==> flow/design.v <==
module SizedFIFO(CLK, RST_N, D_IN, ENQ, FULL_N, D_OUT, DEQ, EMPTY_N, CLR);
   parameter               p1width = 1;  
   parameter               p2depth = 3;
   parameter               p3cntr_width = 1;  
   parameter               guarded = 1;
   localparam              p2depth2 = p2depth -2 ;
   input                   CLK;
   input                   RST_N;
   input                   CLR;
   input [p1width - 1 : 0] D_IN;
   input                   ENQ;
   input                   DEQ;
   output                  FULL_N;
   output                  EMPTY_N;
   output [p1width - 1 : 0] D_OUT;
   reg                      not_ring_full;
   reg                      ring_empty;
   reg [p3cntr_width-1 : 0] head;
   wire [p3cntr_width-1 : 0] next_head;
   reg [p3cntr_width-1 : 0]  tail;
   wire [p3cntr_width-1 : 0] next_tail;
   reg [p1width - 1 : 0]     arr[0: ((p2depth >= 2) ? (p2depth2) : 0)];
   reg [p1width - 1 : 0]     D_OUT;
   reg                       hasodata;
   wire [p3cntr_width-1:0]   depthLess2 = p2depth2[p3cntr_width-1:0] ;
   wire [p3cntr_width-1 : 0] incr_tail;
   wire [p3cntr_width-1 : 0] incr_head;
   assign                    incr_tail = tail + 1'b1 ;
   assign                    incr_head = head + 1'b1 ;
   assign    next_head = (head == depthLess2 ) ? {p3cntr_width{1'b0}} : incr_head ;
   assign    next_tail = (tail == depthLess2 ) ? {p3cntr_width{1'b0}} : incr_tail ;
   assign    EMPTY_N = hasodata;
   assign    FULL_N  = not_ring_full;
   always @(posedge CLK   )
     begin
        if (!RST_N)
          begin
             head <=  {p3cntr_width {1'b0}} ;
             tail <=  {p3cntr_width {1'b0}} ;
             ring_empty <=  1'b1;
             not_ring_full <=  1'b1;
             hasodata <=  1'b0;
          end  
        else
         begin
            if (!CLR && ENQ && ((DEQ && !ring_empty) || (!DEQ && hasodata && not_ring_full)))
              begin
                 arr[tail] <=  D_IN;
              end
            if (CLR)
              begin
                 head <=  {p3cntr_width {1'b0}} ;
                 tail <=  {p3cntr_width {1'b0}} ;
                 ring_empty <=  1'b1;
                 not_ring_full <=  1'b1;
                 hasodata <=  1'b0;
              end  
            else if (DEQ && ENQ )
              begin
                 if (ring_empty)
                   begin
                      D_OUT <=  D_IN;
                   end
                 else
                   begin
                      tail <=  next_tail;
                      D_OUT <=  arr[head];
                      head <=  next_head;
                   end
              end  
            else if ( DEQ )
              begin
                 if (ring_empty)
                   begin
                      hasodata <=  1'b0;
                   end
                 else
                   begin
                      D_OUT <=  arr[head];
                      head <=  next_head;
                      not_ring_full <=  1'b1;
                      ring_empty <=  next_head == tail ;
                   end
              end  
            else if (ENQ)
              begin
                 if (! hasodata)
                   begin
                      D_OUT <=  D_IN;
                      hasodata <=  1'b1;
                   end
                 else if ( not_ring_full )  
                   begin
                      tail <=  next_tail;
                      ring_empty <=  1'b0;
                      not_ring_full <=  ! (next_tail == head) ;
                   end
              end  
         end  
     end  
endmodule
module XbarArbiter(CLK, RST_N, raises, grant, valid);
    parameter N=4;
    input CLK;
    input RST_N;
    input [N-1:0] raises;
    output reg [N-1:0] grant;
    output reg valid;
    function [1:0] gen_grant_carry;
	input c, r, p;
	begin
	    gen_grant_carry[1] = ~r & (c | p);
	    gen_grant_carry[0] = r & (c | p);
	end
    endfunction
    reg [N-1:0] token;
    reg [N-1:0] granted_A;
    reg [N-1:0] granted_B;
    reg carry;
    reg [1:0] gc;
    integer i;
    always@(*) begin
	valid = 1'b0;
	grant = 0;
	carry = 0;
	granted_A = 0;
	granted_B = 0;
	for(i=0; i < N; i=i+1) begin
	    gc = gen_grant_carry(carry, raises[i], token[i]);
	    granted_A[i] = gc[0];
	    carry = gc[1];
	end
	for(i=0; i < N; i=i+1) begin
	    gc = gen_grant_carry(carry, raises[i], token[i]);
	    granted_B[i] = gc[0];
	    carry = gc[1];
	end
	for(i=0; i < N; i=i+1) begin
	    if(granted_A[i] | granted_B[i]) begin
		grant = 0;
		grant[i] = 1'b1;
		valid = 1'b1;
	    end
	end
    end
    always@(posedge CLK) begin
	if(RST_N) token <= {token[N-2:0], token[N-1]};
	else token <= 1;
    end
endmodule
module Xbar(CLK, RST_N,
	    i_valid,
	    i_prio,
	    i_tail,
	    i_dst,
	    i_vc,
	    i_data, 
	    o_valid,
	    o_prio,
	    o_tail,
	    o_dst,
	    o_vc,
	    o_data, 
 	    i_cred,
	    i_cred_valid,
	    o_cred_en
	    );
    parameter N		    = 8;
    parameter NUM_VCS	    = 2;
    parameter CUT	    = 2;
    parameter DATA	    = 32;
    parameter BUFFER_DEPTH  = 8;
    parameter LOG_N	    = (
	N <= 1 ? 0: 
	N <= 2 ? 1: 
	N <= 4 ? 2: 
	N <= 8 ? 3: 
	N <= 16 ? 4: 
	N <= 32 ? 5: 
	N <= 64 ? 6: 
	N <= 128 ? 7: 
	N <= 256 ? 8 : 
	N <= 512 ? 9 : 
	N <= 1024 ? 10 : 
	N <= 2048 ? 11 : 
	N <= 4096 ? 12 : 
	N <= 8192 ? 13 : 
	N <= 16384 ? 14 : -1);
    parameter VC	    = (
	NUM_VCS <= 1 ? 0: 
	NUM_VCS <= 2 ? 1: 
	NUM_VCS <= 4 ? 2: 
	NUM_VCS <= 8 ? 3: 
	NUM_VCS <= 16 ? 4: 
	NUM_VCS <= 32 ? 5: 
	NUM_VCS <= 64 ? 6: 
	NUM_VCS <= 128 ? 7: 
	NUM_VCS <= 256 ? 8 : 
	NUM_VCS <= 512 ? 9 : 
	NUM_VCS <= 1024 ? 10 : 
	NUM_VCS <= 2048 ? 11 : 
	NUM_VCS <= 4096 ? 12 : 
	NUM_VCS <= 8192 ? 13 : 
	NUM_VCS <= 16384 ? 14 : -1); 
    parameter DST	    = (
	N <= 1 ? 0: 
	N <= 2 ? 1: 
	N <= 4 ? 2: 
	N <= 8 ? 3: 
	N <= 16 ? 4: 
	N <= 32 ? 5: 
	N <= 64 ? 6: 
	N <= 128 ? 7: 
	N <= 256 ? 8 : 
	N <= 512 ? 9 : 
	N <= 1024 ? 10 : 
	N <= 2048 ? 11 : 
	N <= 4096 ? 12 : 
	N <= 8192 ? 13 : 
	N <= 16384 ? 14 : -1);
    parameter FLIT_WIDTH    = 1+1+DST+VC+DATA;
    parameter CRED_WIDTH    = (
	BUFFER_DEPTH <= 1 ? 0: 
	BUFFER_DEPTH <= 2 ? 1: 
	BUFFER_DEPTH <= 4 ? 2: 
	BUFFER_DEPTH <= 8 ? 3: 
	BUFFER_DEPTH <= 16 ? 4: 
	BUFFER_DEPTH <= 32 ? 5: 
	BUFFER_DEPTH <= 64 ? 6: 
	BUFFER_DEPTH <= 128 ? 7: 
	BUFFER_DEPTH <= 256 ? 8 : 
	BUFFER_DEPTH <= 512 ? 9 : 
	BUFFER_DEPTH <= 1024 ? 10 : 
	BUFFER_DEPTH <= 2048 ? 11 : 
	BUFFER_DEPTH <= 4096 ? 12 : 
	BUFFER_DEPTH <= 8192 ? 13 : 
	BUFFER_DEPTH <= 16384 ? 14 : -1) + 1;
    input CLK, RST_N;
    input [N-1:0]              i_valid;
    input [N-1:0]              i_prio; 
    input [N-1:0]              i_tail;
    input [N*DST-1:0]          i_dst; 
    input [N*VC-1:0]           i_vc;
    input [N*DATA-1:0]         i_data;
    wire [VC-1:0]              i_vc_arr [N-1:0];
    wire [N-1:0]               f_prio;
    wire [N-1:0]               f_tail;
    wire [DST-1:0]             f_dst [N-1:0];
    wire [VC-1:0]              f_vc [N-1:0];
    wire [DATA-1:0]            f_data [N-1:0];
    wire [N-1:0]               f_elig;
    wire [DST*N-1:0]	       f_dst_flat;
    wire [VC*N-1:0]            f_vc_flat;
    wire [DATA*N-1:0]          f_data_flat;
    output reg [N-1:0]         o_valid;
    output reg [N-1:0]         o_prio;
    output reg [N-1:0]         o_tail;
    output [N*DST-1:0]         o_dst;
    output [N*VC-1:0]          o_vc;
    output [N*DATA-1:0]        o_data;
    reg [DST-1:0]              o_dst_arr [N-1:0];
    reg [VC-1:0]               o_vc_arr [N-1:0];
    reg [DATA-1:0]             o_data_arr [N-1:0];
    output [N*VC-1:0]          i_cred;  
    output reg [N-1:0]         i_cred_valid;  
    reg [VC-1:0]               i_cred_arr [N-1:0];
    input [N-1:0]              o_cred_en;
    wire [N-1:0]               grants [N-1:0];
    wire [N-1:0]               grant_valids;
    reg [N-1:0]                deq_en;
    reg [CRED_WIDTH-1:0]       creds_left [N-1:0];
    genvar i, o, k;
    integer in,out;
    generate
	for(o=0; o < N; o=o+1) begin: arbiters
	    wire [N-1:0] raises;
	    for(k=0; k < N; k=k+1) begin: raisewires
		assign raises[k] = (f_dst[k] == o) && f_elig[k];
	    end
	    XbarArbiter#(.N(N)) arbiter(.CLK(CLK), 
					.RST_N(RST_N),
					.raises(raises),
					.valid(grant_valids[o]),
					.grant(grants[o]));  
	end
    endgenerate
    always@(posedge CLK) begin
	if(RST_N) begin
	    for(in=0; in < N; in=in+1) begin
		if(i_valid[in])
		    i_cred_arr[in] <= i_vc_arr[in];
	    end
	end
	else begin
	    for(in=0; in < N; in=in+1) begin
		i_cred_arr[in]<='hx;
	    end
	end
    end
    for(i=0; i < N; i=i+1) begin: assign_arr
	assign i_vc_arr[i] = i_vc[(i+1)*VC-1:i*VC];
        assign i_cred[(i+1)*VC-1:i*VC] = i_cred_arr[i];
        assign o_dst[(i+1)*DST-1:i*DST] = o_dst_arr[i];
	assign o_vc[(i+1)*VC-1:i*VC] = o_vc_arr[i];
	assign o_data[(i+1)*DATA-1:i*DATA] = o_data_arr[i]; 
    end
    always@(*) begin
	for(in=0; in < N; in=in+1) begin: deqwires
	    deq_en[in] = 1'b0;
	    i_cred_valid[in] = 1'b0;
	    for(out=0; out < N; out=out+1) begin: outer
		if(grant_valids[out] && (grants[out][in] == 1'b1) && (creds_left[out] != 0)) begin
		    deq_en[in] = 1'b1;
		    i_cred_valid[in] = 1'b1;
		end
	    end
	end
    end
    for(i=0; i < N; i=i+1) begin
	assign f_dst_flat[(i+1)*DST-1:i*DST] = f_dst[i];
	assign f_vc_flat[(i+1)*VC-1:i*VC] = f_vc[i];
	assign f_data_flat[(i+1)*DATA-1:i*DATA] = f_data[i];
    end
    for(i=0; i < N; i=i+1) begin: steerwires
	always@(grant_valids[i] or grants[i] or creds_left[i] or f_prio or f_tail or f_dst_flat or f_vc_flat or f_data_flat) begin
	    o_valid[i] = 1'b0;
	    o_prio[i] = 'hx;
	    o_tail[i] = 'hx;
	    o_dst_arr[i] = 'hx;
	    o_vc_arr[i] = 'hx;
	    o_data_arr[i] = 'hx;
	    for(in=0; in < N; in=in+1) begin: innersteer
		if(grant_valids[i] && (grants[i][in] == 1'b1) && (creds_left[i] != 0)) begin
		    o_valid[i] = 1'b1;
		    o_prio[i] = f_prio[in];
		    o_tail[i] = f_tail[in];
		    o_dst_arr[i]  = f_dst[in];
		    o_vc_arr[i]   = f_vc[in];
		    o_data_arr[i] = f_data[in];
		end
	    end
	end
    end
    for(o=0; o < N; o=o+1) begin: output_credits
	always@(posedge CLK) begin
	    if(RST_N) begin
		if((o_cred_en[o] == 1'b0) && (o_valid[o] == 1'b1))
		    creds_left[o] <= creds_left[o] - 1;
		else if((o_cred_en[o] == 1'b1) && (o_valid[o] == 1'b0))
		    creds_left[o] <= creds_left[o] + 1;
	    end
	    else begin
		creds_left[o] <= BUFFER_DEPTH;
	    end
	end
    end
    generate
	for(i=0; i < N; i=i+1) begin: ififos
	    SizedFIFO#(.p1width(FLIT_WIDTH), .p2depth(BUFFER_DEPTH), .p3cntr_width((
	BUFFER_DEPTH <= 1 ? 0: 
	BUFFER_DEPTH <= 2 ? 1: 
	BUFFER_DEPTH <= 4 ? 2: 
	BUFFER_DEPTH <= 8 ? 3: 
	BUFFER_DEPTH <= 16 ? 4: 
	BUFFER_DEPTH <= 32 ? 5: 
	BUFFER_DEPTH <= 64 ? 6: 
	BUFFER_DEPTH <= 128 ? 7: 
	BUFFER_DEPTH <= 256 ? 8 : 
	BUFFER_DEPTH <= 512 ? 9 : 
	BUFFER_DEPTH <= 1024 ? 10 : 
	BUFFER_DEPTH <= 2048 ? 11 : 
	BUFFER_DEPTH <= 4096 ? 12 : 
	BUFFER_DEPTH <= 8192 ? 13 : 
	BUFFER_DEPTH <= 16384 ? 14 : -1))) inQ
		       (.CLK(CLK), 
			.RST_N(RST_N), 
			.D_IN({i_prio[i], i_tail[i], i_dst[(i+1)*DST-1:i*DST], i_vc[(i+1)*VC-1:i*VC], i_data[(i+1)*DATA-1:i*DATA]}),
			.ENQ(i_valid[i]),
			.D_OUT({f_prio[i], f_tail[i], f_dst[i], f_vc[i], f_data[i]}),
			.DEQ(deq_en[i]),
			.EMPTY_N(f_elig[i]),
			.FULL_N(),  
			.CLR(1'b0)  
		      );
	end
    endgenerate
endmodule
---- Tool chain data of Xbar ----
The steps from the RTL of Xbar to its reports follow in flow order.
Lines are those of the file above, counted from 1.
Operators carry their Yosys type and port widths (W data, S select, Z words).
Library cell names are shortened.
The mark - stands for no value.
design
  design top .............................. Xbar
  clock input ............................. CLK
  library ................................. sky130hd
  library corner .......................... tt_025C_1v80

---- Elaborated design ----
Yosys after proc, flatten, opt, wreduce and memory -nomap, before mapping. Print and check cells are not counted. Equal cells are merged and count once.
Memory sizes are those after Yosys's memory passes, which may raise the word count (mostly to a power of two), join words into wider ones and drop unused or constant bits.
cells by class
  $add $sub $neg .......................... 32
  eq/ne operators ......................... 144
  muxes and demuxes ....................... 959
  bitwise logic cells ..................... 520
  reduce/logical cells .................... 408
operators by type and width
  operator               number
  $mux W38               64
  $mux W32               64
  $mux W1                583
  $mux W3                192
  $and A1 B1 Y1          248
  $logic_and A1 B1 Y1    248
  $or A1 B1 Y1           184
  $eq A3 B3 Y1 const B   48
  $reduce_bool A2 Y1     64
  $reduce_and A4 Y1      24
  $mux W4                24
  $not A1 Y1             88
  $ne A2 B2 Y1 const B   32
  $mux W7                8
  $add A3 B1 Y3 const B  16
  $eq A3 B2 Y1 const B   16
  $eq A3 B3 Y1           16
  $mux W6                8
  $reduce_and A5 Y1      8
  $mux W5                8
  $add A4 B1 Y4 const B  8
  $sub A4 B1 Y4 const B  8
  $reduce_bool A4 Y1     8
  $logic_not A1 Y1       24
  $eq A3 B1 Y1 const B   8
  $ne A3 B2 Y1 const B   8
  $ne A3 B3 Y1 const B   8
  $logic_not A3 Y1       8
Not listed: further kinds 5, cells in them 40.
bit counts
  register bits after elaboration ......... 480
  memory bits (writable) .................. 2128
  clocked read ports x word width ......... 304
  memory cells ............................ 8
  output and inout port bits .............. 328
  word-level cells ........................ 2143
memories
  name               words  width  read ports  write ports  RTL line  RTL
  ififos[0].inQ.arr  7      38     1           1            22        reg [p1width - 1 : 0]     arr[0: ((p2depth >= 2) ? (p2depth2) : 0)];
  ififos[1].inQ.arr  7      38     1           1            22
  ififos[2].inQ.arr  7      38     1           1            22
  ififos[3].inQ.arr  7      38     1           1            22
  ififos[4].inQ.arr  7      38     1           1            22
  ififos[5].inQ.arr  7      38     1           1            22
Memories not listed: 2.

---- Depth ----
Depth = most cells in a row (Yosys ltp): at word level without a register or memory, in the mapped netlist without a sequential cell, where the memories' decode and read muxes count.
logic depth
  depth in word-level cells ............... 53
  ABC_AREA ................................ 0
  depth in mapped cells ................... 20

---- Netlist ----
The flow's flattened synthesis, as Yosys stat reports it; memories are mapped. The netlist is that of the ABC_AREA named above (0 if unset); the other value can give another one.
cell types
  cell type  number  total area (µm²)
  edfxtp_1   2440    7.33E+04
  mux2i_1    788     7.89E+03
  mux4_2     304     6.85E+03
  dfxtp_1    192     3.84E+03
  o21ai_0    749     3.75E+03
  mux2_2     312     3513.37
  nand2_1    816     3.06E+03
  clkbuf_1   761     2856.49
  a21oi_1    391     1.96E+03
  nor2_1     520     1.95E+03
  a222oi_1   194     1.94E+03
  a211oi_1   140     1.05E+03
  o211ai_1   139     1.04E+03
  a22oi_1    113     848.314
  a31oi_1    85      531.76
  buf_1      140     525.504
  o22ai_1    80      500.48
  inv_1      132     495.475
Not listed: further types 77, cells in them 921.
synthesis totals
  mapped cells ............................ 9217
  synthesis area .......................... 123065.5 µm²
  mapped flip-flops ....................... 2632
The figures by module come from a second, unflattened synthesis with its own total; it is not the netlist above.
unflattened totals
  cells (unflattened synthesis) ........... 11420
  area (unflattened synthesis) ............ 135477.4 µm²
Each row is one instance without its submodules.
by module
  module              instances  cells  area (µm²)  sequential area (µm²)
  SizedFIFO           8          716    12622.1     9369.0
  Xbar                1          5044   29265.6     880.8
  XbarArbiter #(N=8)  8          81     654.4       160.2

---- Path before layout ----
Source: OpenSTA report_checks on the synthesized netlist (no wires, ideal clock, input and output delay 20% of the period each), path of least setup slack; recovery checks are left aside. Register names are those of the netlist, which keeps one name where synthesis merged equal registers.
timing post-synthesis
  kind .................................... register to register
  from .................................... reg ififos[4].inQ.D_OUT[33]
  to ...................................... mem ififos[3].inQ.arr[0][0]
  period .................................. 8.0 ns
  library setup time ...................... 0.542 ns
  launch time at the first pin ............ 0.000 ns
  data arrival time ....................... 7.707 ns
  required time ........................... 7.458 ns
  slack ................................... -0.248 ns
  delay of the path ....................... 8.249 ns
  stages .................................. 16
  path buffers ............................ 3
  synthesis period reached ................ 8.248 ns
"delay of the path" = arrival - input delay + setup time.
"stages": output pins that drive a net of the path, with the launching flip-flop's if there is one; two outputs of one cell count as two.
"synthesis period reached" = period - worst setup slack (recovery checks aside). The figure is calculated, with input and output delays left at 20% of the set period.
Between the ends stands the longest chain of elaborated cells between them, by number of cells; it is not shown to be the way that was timed. Of several equally long chains one is given.
Each line given opens the expression or statement behind the cell; cells for indexed reads and writes are added by Yosys, which also makes memories of some case tables.
A register here has more assigning lines than the two given.
The path ends at the enable pin of a flip-flop; only ways to that pin are counted.
on the way, post-synthesis
  cells stage by stage .................... edfxtp_1 or4b_1 buf_2 a21o_1 a2111o_1 a311o_1 o21ai_0 nand3_1 nor2b_1 nor3b_1 and4b_1 buf_2 inv_1 buf_2 mux2_2 nor4b_1
  length of the longest elaborated chain .. 45
  elaborated cells between the ends (all ways) .. 498
ends and longest elaborated chain, post-synthesis
  element                           RTL line  RTL
  start, declared                   15        output [p1width - 1 : 0] D_OUT;
  start, assigned                   67        D_OUT <=  arr[head];
  start, assigned                   79        D_OUT <=  arr[head];
  $logic_not A3 Y1                  278       assign raises[k] = (f_dst[k] == o) && f_elig[k];
  $logic_and A1 B1 Y1               278
  $not A1 Y1                        112       gen_grant_carry[1] = ~r & (c | p);
  $and A1 B1 Y1                     112
  $or A1 B1 Y1                      112
  $and A1 B1 Y1                     112
  $or A1 B1 Y1                      112
  [... 23 more ...]                 -
  $mux W1 (8 in a row)              312       if(grant_valids[out] && (grants[out][in] == 1'b1) && (creds_left[out] != 0)) begin
  $logic_not A1 Y1                  46        if (!CLR && ENQ && ((DEQ && !ring_empty) || (!DEQ && hasodata && not_ring_full)))
  $logic_and A1 B1 Y1 (2 in a row)  46
  $logic_or A1 B1 Y1                46
  $logic_and A1 B1 Y1               46
  $mux W3                           46
  $mux W3                           36        if (!RST_N)
  end, declared                     22        reg [p1width - 1 : 0]     arr[0: ((p2depth >= 2) ? (p2depth2) : 0)];
Some nets on the timed path still bear RTL names; the line given drives or declares the net.
named nets, post-synthesis
  signal             RTL line
  ififos[3].inQ.DEQ  312

---- Timing after layout ----
Path of least setup slack in the final report of run 1 (OpenROAD, finished layout, wires in). Where an end is a register, its clock arrival counts in the times.
timing after layout
  kind .................................... register to output
  from .................................... reg ififos[4].inQ.D_OUT[34]
  to ...................................... out o_data[29]
  period .................................. 7.53 ns
  external output delay ................... 1.51 ns
  launch time at the first pin ............ 0.99 ns
  data arrival time ....................... 6.06 ns
  required time ........................... 6.02 ns
  slack ................................... -0.03 ns
  stages .................................. 17
  path buffers ............................ 5
Between the ends stands the longest chain of elaborated cells between them, by number of cells; it is not shown to be the way that was timed. Of several equally long chains one is given.
A register here has more assigning lines than the two given.
on the way, after layout
  cells stage by stage .................... edfxtp_1 buf_12 or4b_4 buf_6 a21o_1 a2111o_1 a311o_1 o21ai_2 nand4_1 or3b_4 buf_12 buf_8 mux2i_1 a21oi_1 a211oi_2 o31ai_4 buf_2
  length of the longest elaborated chain .. 38
  elaborated cells between the ends (all ways) .. 91
ends and longest elaborated chain, after layout
  element                           RTL line  RTL
  start, declared                   15        output [p1width - 1 : 0] D_OUT;
  start, assigned                   67        D_OUT <=  arr[head];
  start, assigned                   79        D_OUT <=  arr[head];
  $logic_not A3 Y1                  278       assign raises[k] = (f_dst[k] == o) && f_elig[k];
  $logic_and A1 B1 Y1               278
  $not A1 Y1                        112       gen_grant_carry[1] = ~r & (c | p);
  $and A1 B1 Y1                     112
  $or A1 B1 Y1                      112
  $and A1 B1 Y1                     112
  $or A1 B1 Y1                      112
  [... 16 more ...]                 -
  $and A1 B1 Y1                     112
  $or A1 B1 Y1                      113       gen_grant_carry[0] = r & (c | p);
  $and A1 B1 Y1                     113
  $or A1 B1 Y1                      139       if(granted_A[i] | granted_B[i]) begin
  $mux W1                           139
  $logic_and A1 B1 Y1 (2 in a row)  333       if(grant_valids[i] && (grants[i][in] == 1'b1) && (creds_left[i] != 0)) begin
  $mux W32 (8 in a row)             333
  end, declared                     260       output [N*DATA-1:0]        o_data;

Measured results for Xbar: 2 stored runs of the Yosys and OpenROAD flow on sky130hd. The settings differ; the order carries no meaning. The constraints put input and output delay at 20% of the set period each and load the outputs with 0.01 pF.
"achieved clock period (ns)" = clock period - worst setup slack. The figure is calculated, with input and output delays left at 20% of the set period.
By "worst setup path time (ns)" is meant the share of the clock period that the worst setup path is allowed (20% is reserved at inputs, 20% at outputs), minus its slack. Clock arrival times at its registers enter into it.
By "finish__power__total" is meant OpenSTA's value without simulated activity: inputs other than the clock are taken to toggle once in ten clock periods, and the tool carries that through the logic.

Flow files of run 1
==> flow/run.sh <==
#!/bin/bash
# the make line also repeats the synthesis and layout settings of config.mk as NAME=value (left out here)
make -C /OpenROAD-flow-scripts/flow DESIGN_CONFIG=/design/flow/config.mk WORK_HOME=/design/flow/orfs CLKGATE_MAP_FILE= finish
==> flow/config.mk <==
export PLATFORM = sky130hd
export DESIGN_NAME = Xbar
export DESIGN_NICKNAME = Xbar
export VERILOG_FILES = /design/flow/design.v
export SDC_FILE = /design/flow/constraint.sdc
export NUM_CORES = 4
export LEC_CHECK = 0
export ABC_AREA = 0
export CAP_MARGIN = 20
export CELL_PAD_IN_SITES_DETAIL_PLACEMENT = 2
export CELL_PAD_IN_SITES_GLOBAL_PLACEMENT = 1
export CORE_MARGIN = 9
export CORE_UTILIZATION = 21
export CTS_CLUSTER_DIAMETER = 338
export GPL_TIMING_DRIVEN = 0
export PLACE_DENSITY_LB_ADDON = 0.12
export SETUP_SLACK_MARGIN = 0.93
export SLEW_MARGIN = 20
==> flow/constraint.sdc <==
create_clock -name core_clock -period 7.53 [get_ports {CLK}]
set_input_delay 1.5060 -clock core_clock [delete_from_list [all_inputs] [get_ports {CLK}]]
set_output_delay 1.5060 -clock core_clock [all_outputs]
set_load 0.01 [all_outputs]

report of run 1
yosys chip area after synthesis (um^2): 123065.5
finish__design__die__area: 613911.0
finish__design__instance__area__stdcell: 161866.0
finish__design__instance__utilization: 0.2778
finish__timing__setup__ws: -0.032
finish__timing__setup__tns: -0.032
finish__timing__hold__ws: 0.436
finish__power__total: 4.277e-02
achieved clock period (ns): 7.562
worst setup path time (ns): 6.06
worst setup path kind: register to output

Flow files of run 2
==> flow/run.sh <==
#!/bin/bash
# the make line also repeats the synthesis and layout settings of config.mk as NAME=value (left out here)
make -C /OpenROAD-flow-scripts/flow DESIGN_CONFIG=/design/flow/config.mk WORK_HOME=/design/flow/orfs CLKGATE_MAP_FILE= finish
==> flow/config.mk <==
export PLATFORM = sky130hd
export DESIGN_NAME = Xbar
export DESIGN_NICKNAME = Xbar
export VERILOG_FILES = /design/flow/design.v
export SDC_FILE = /design/flow/constraint.sdc
export NUM_CORES = 4
export LEC_CHECK = 0
export CAP_MARGIN = 0
export CELL_PAD_IN_SITES_DETAIL_PLACEMENT = 1
export CORE_ASPECT_RATIO = 1.15
export CORE_MARGIN = 2
export CORE_UTILIZATION = 18
export CTS_CLUSTER_DIAMETER = 135
export GPL_TIMING_DRIVEN = 0
export SETUP_SLACK_MARGIN = -0.04
export SLEW_MARGIN = 10
==> flow/constraint.sdc <==
create_clock -name core_clock -period 8.0 [get_ports {CLK}]
set_input_delay 1.6000 -clock core_clock [delete_from_list [all_inputs] [get_ports {CLK}]]
set_output_delay 1.6000 -clock core_clock [all_outputs]
set_load 0.01 [all_outputs]

report of run 2
yosys chip area after synthesis (um^2): 123065.5
finish__design__die__area: 690341.0
finish__design__instance__area__stdcell: 156428.0
finish__design__instance__utilization: 0.2297
finish__timing__setup__ws: -0.117
finish__timing__setup__tns: -0.822
finish__timing__hold__ws: 0.454
finish__power__total: 3.712e-02
achieved clock period (ns): 8.117
worst setup path time (ns): 6.52
worst setup path kind: register to output
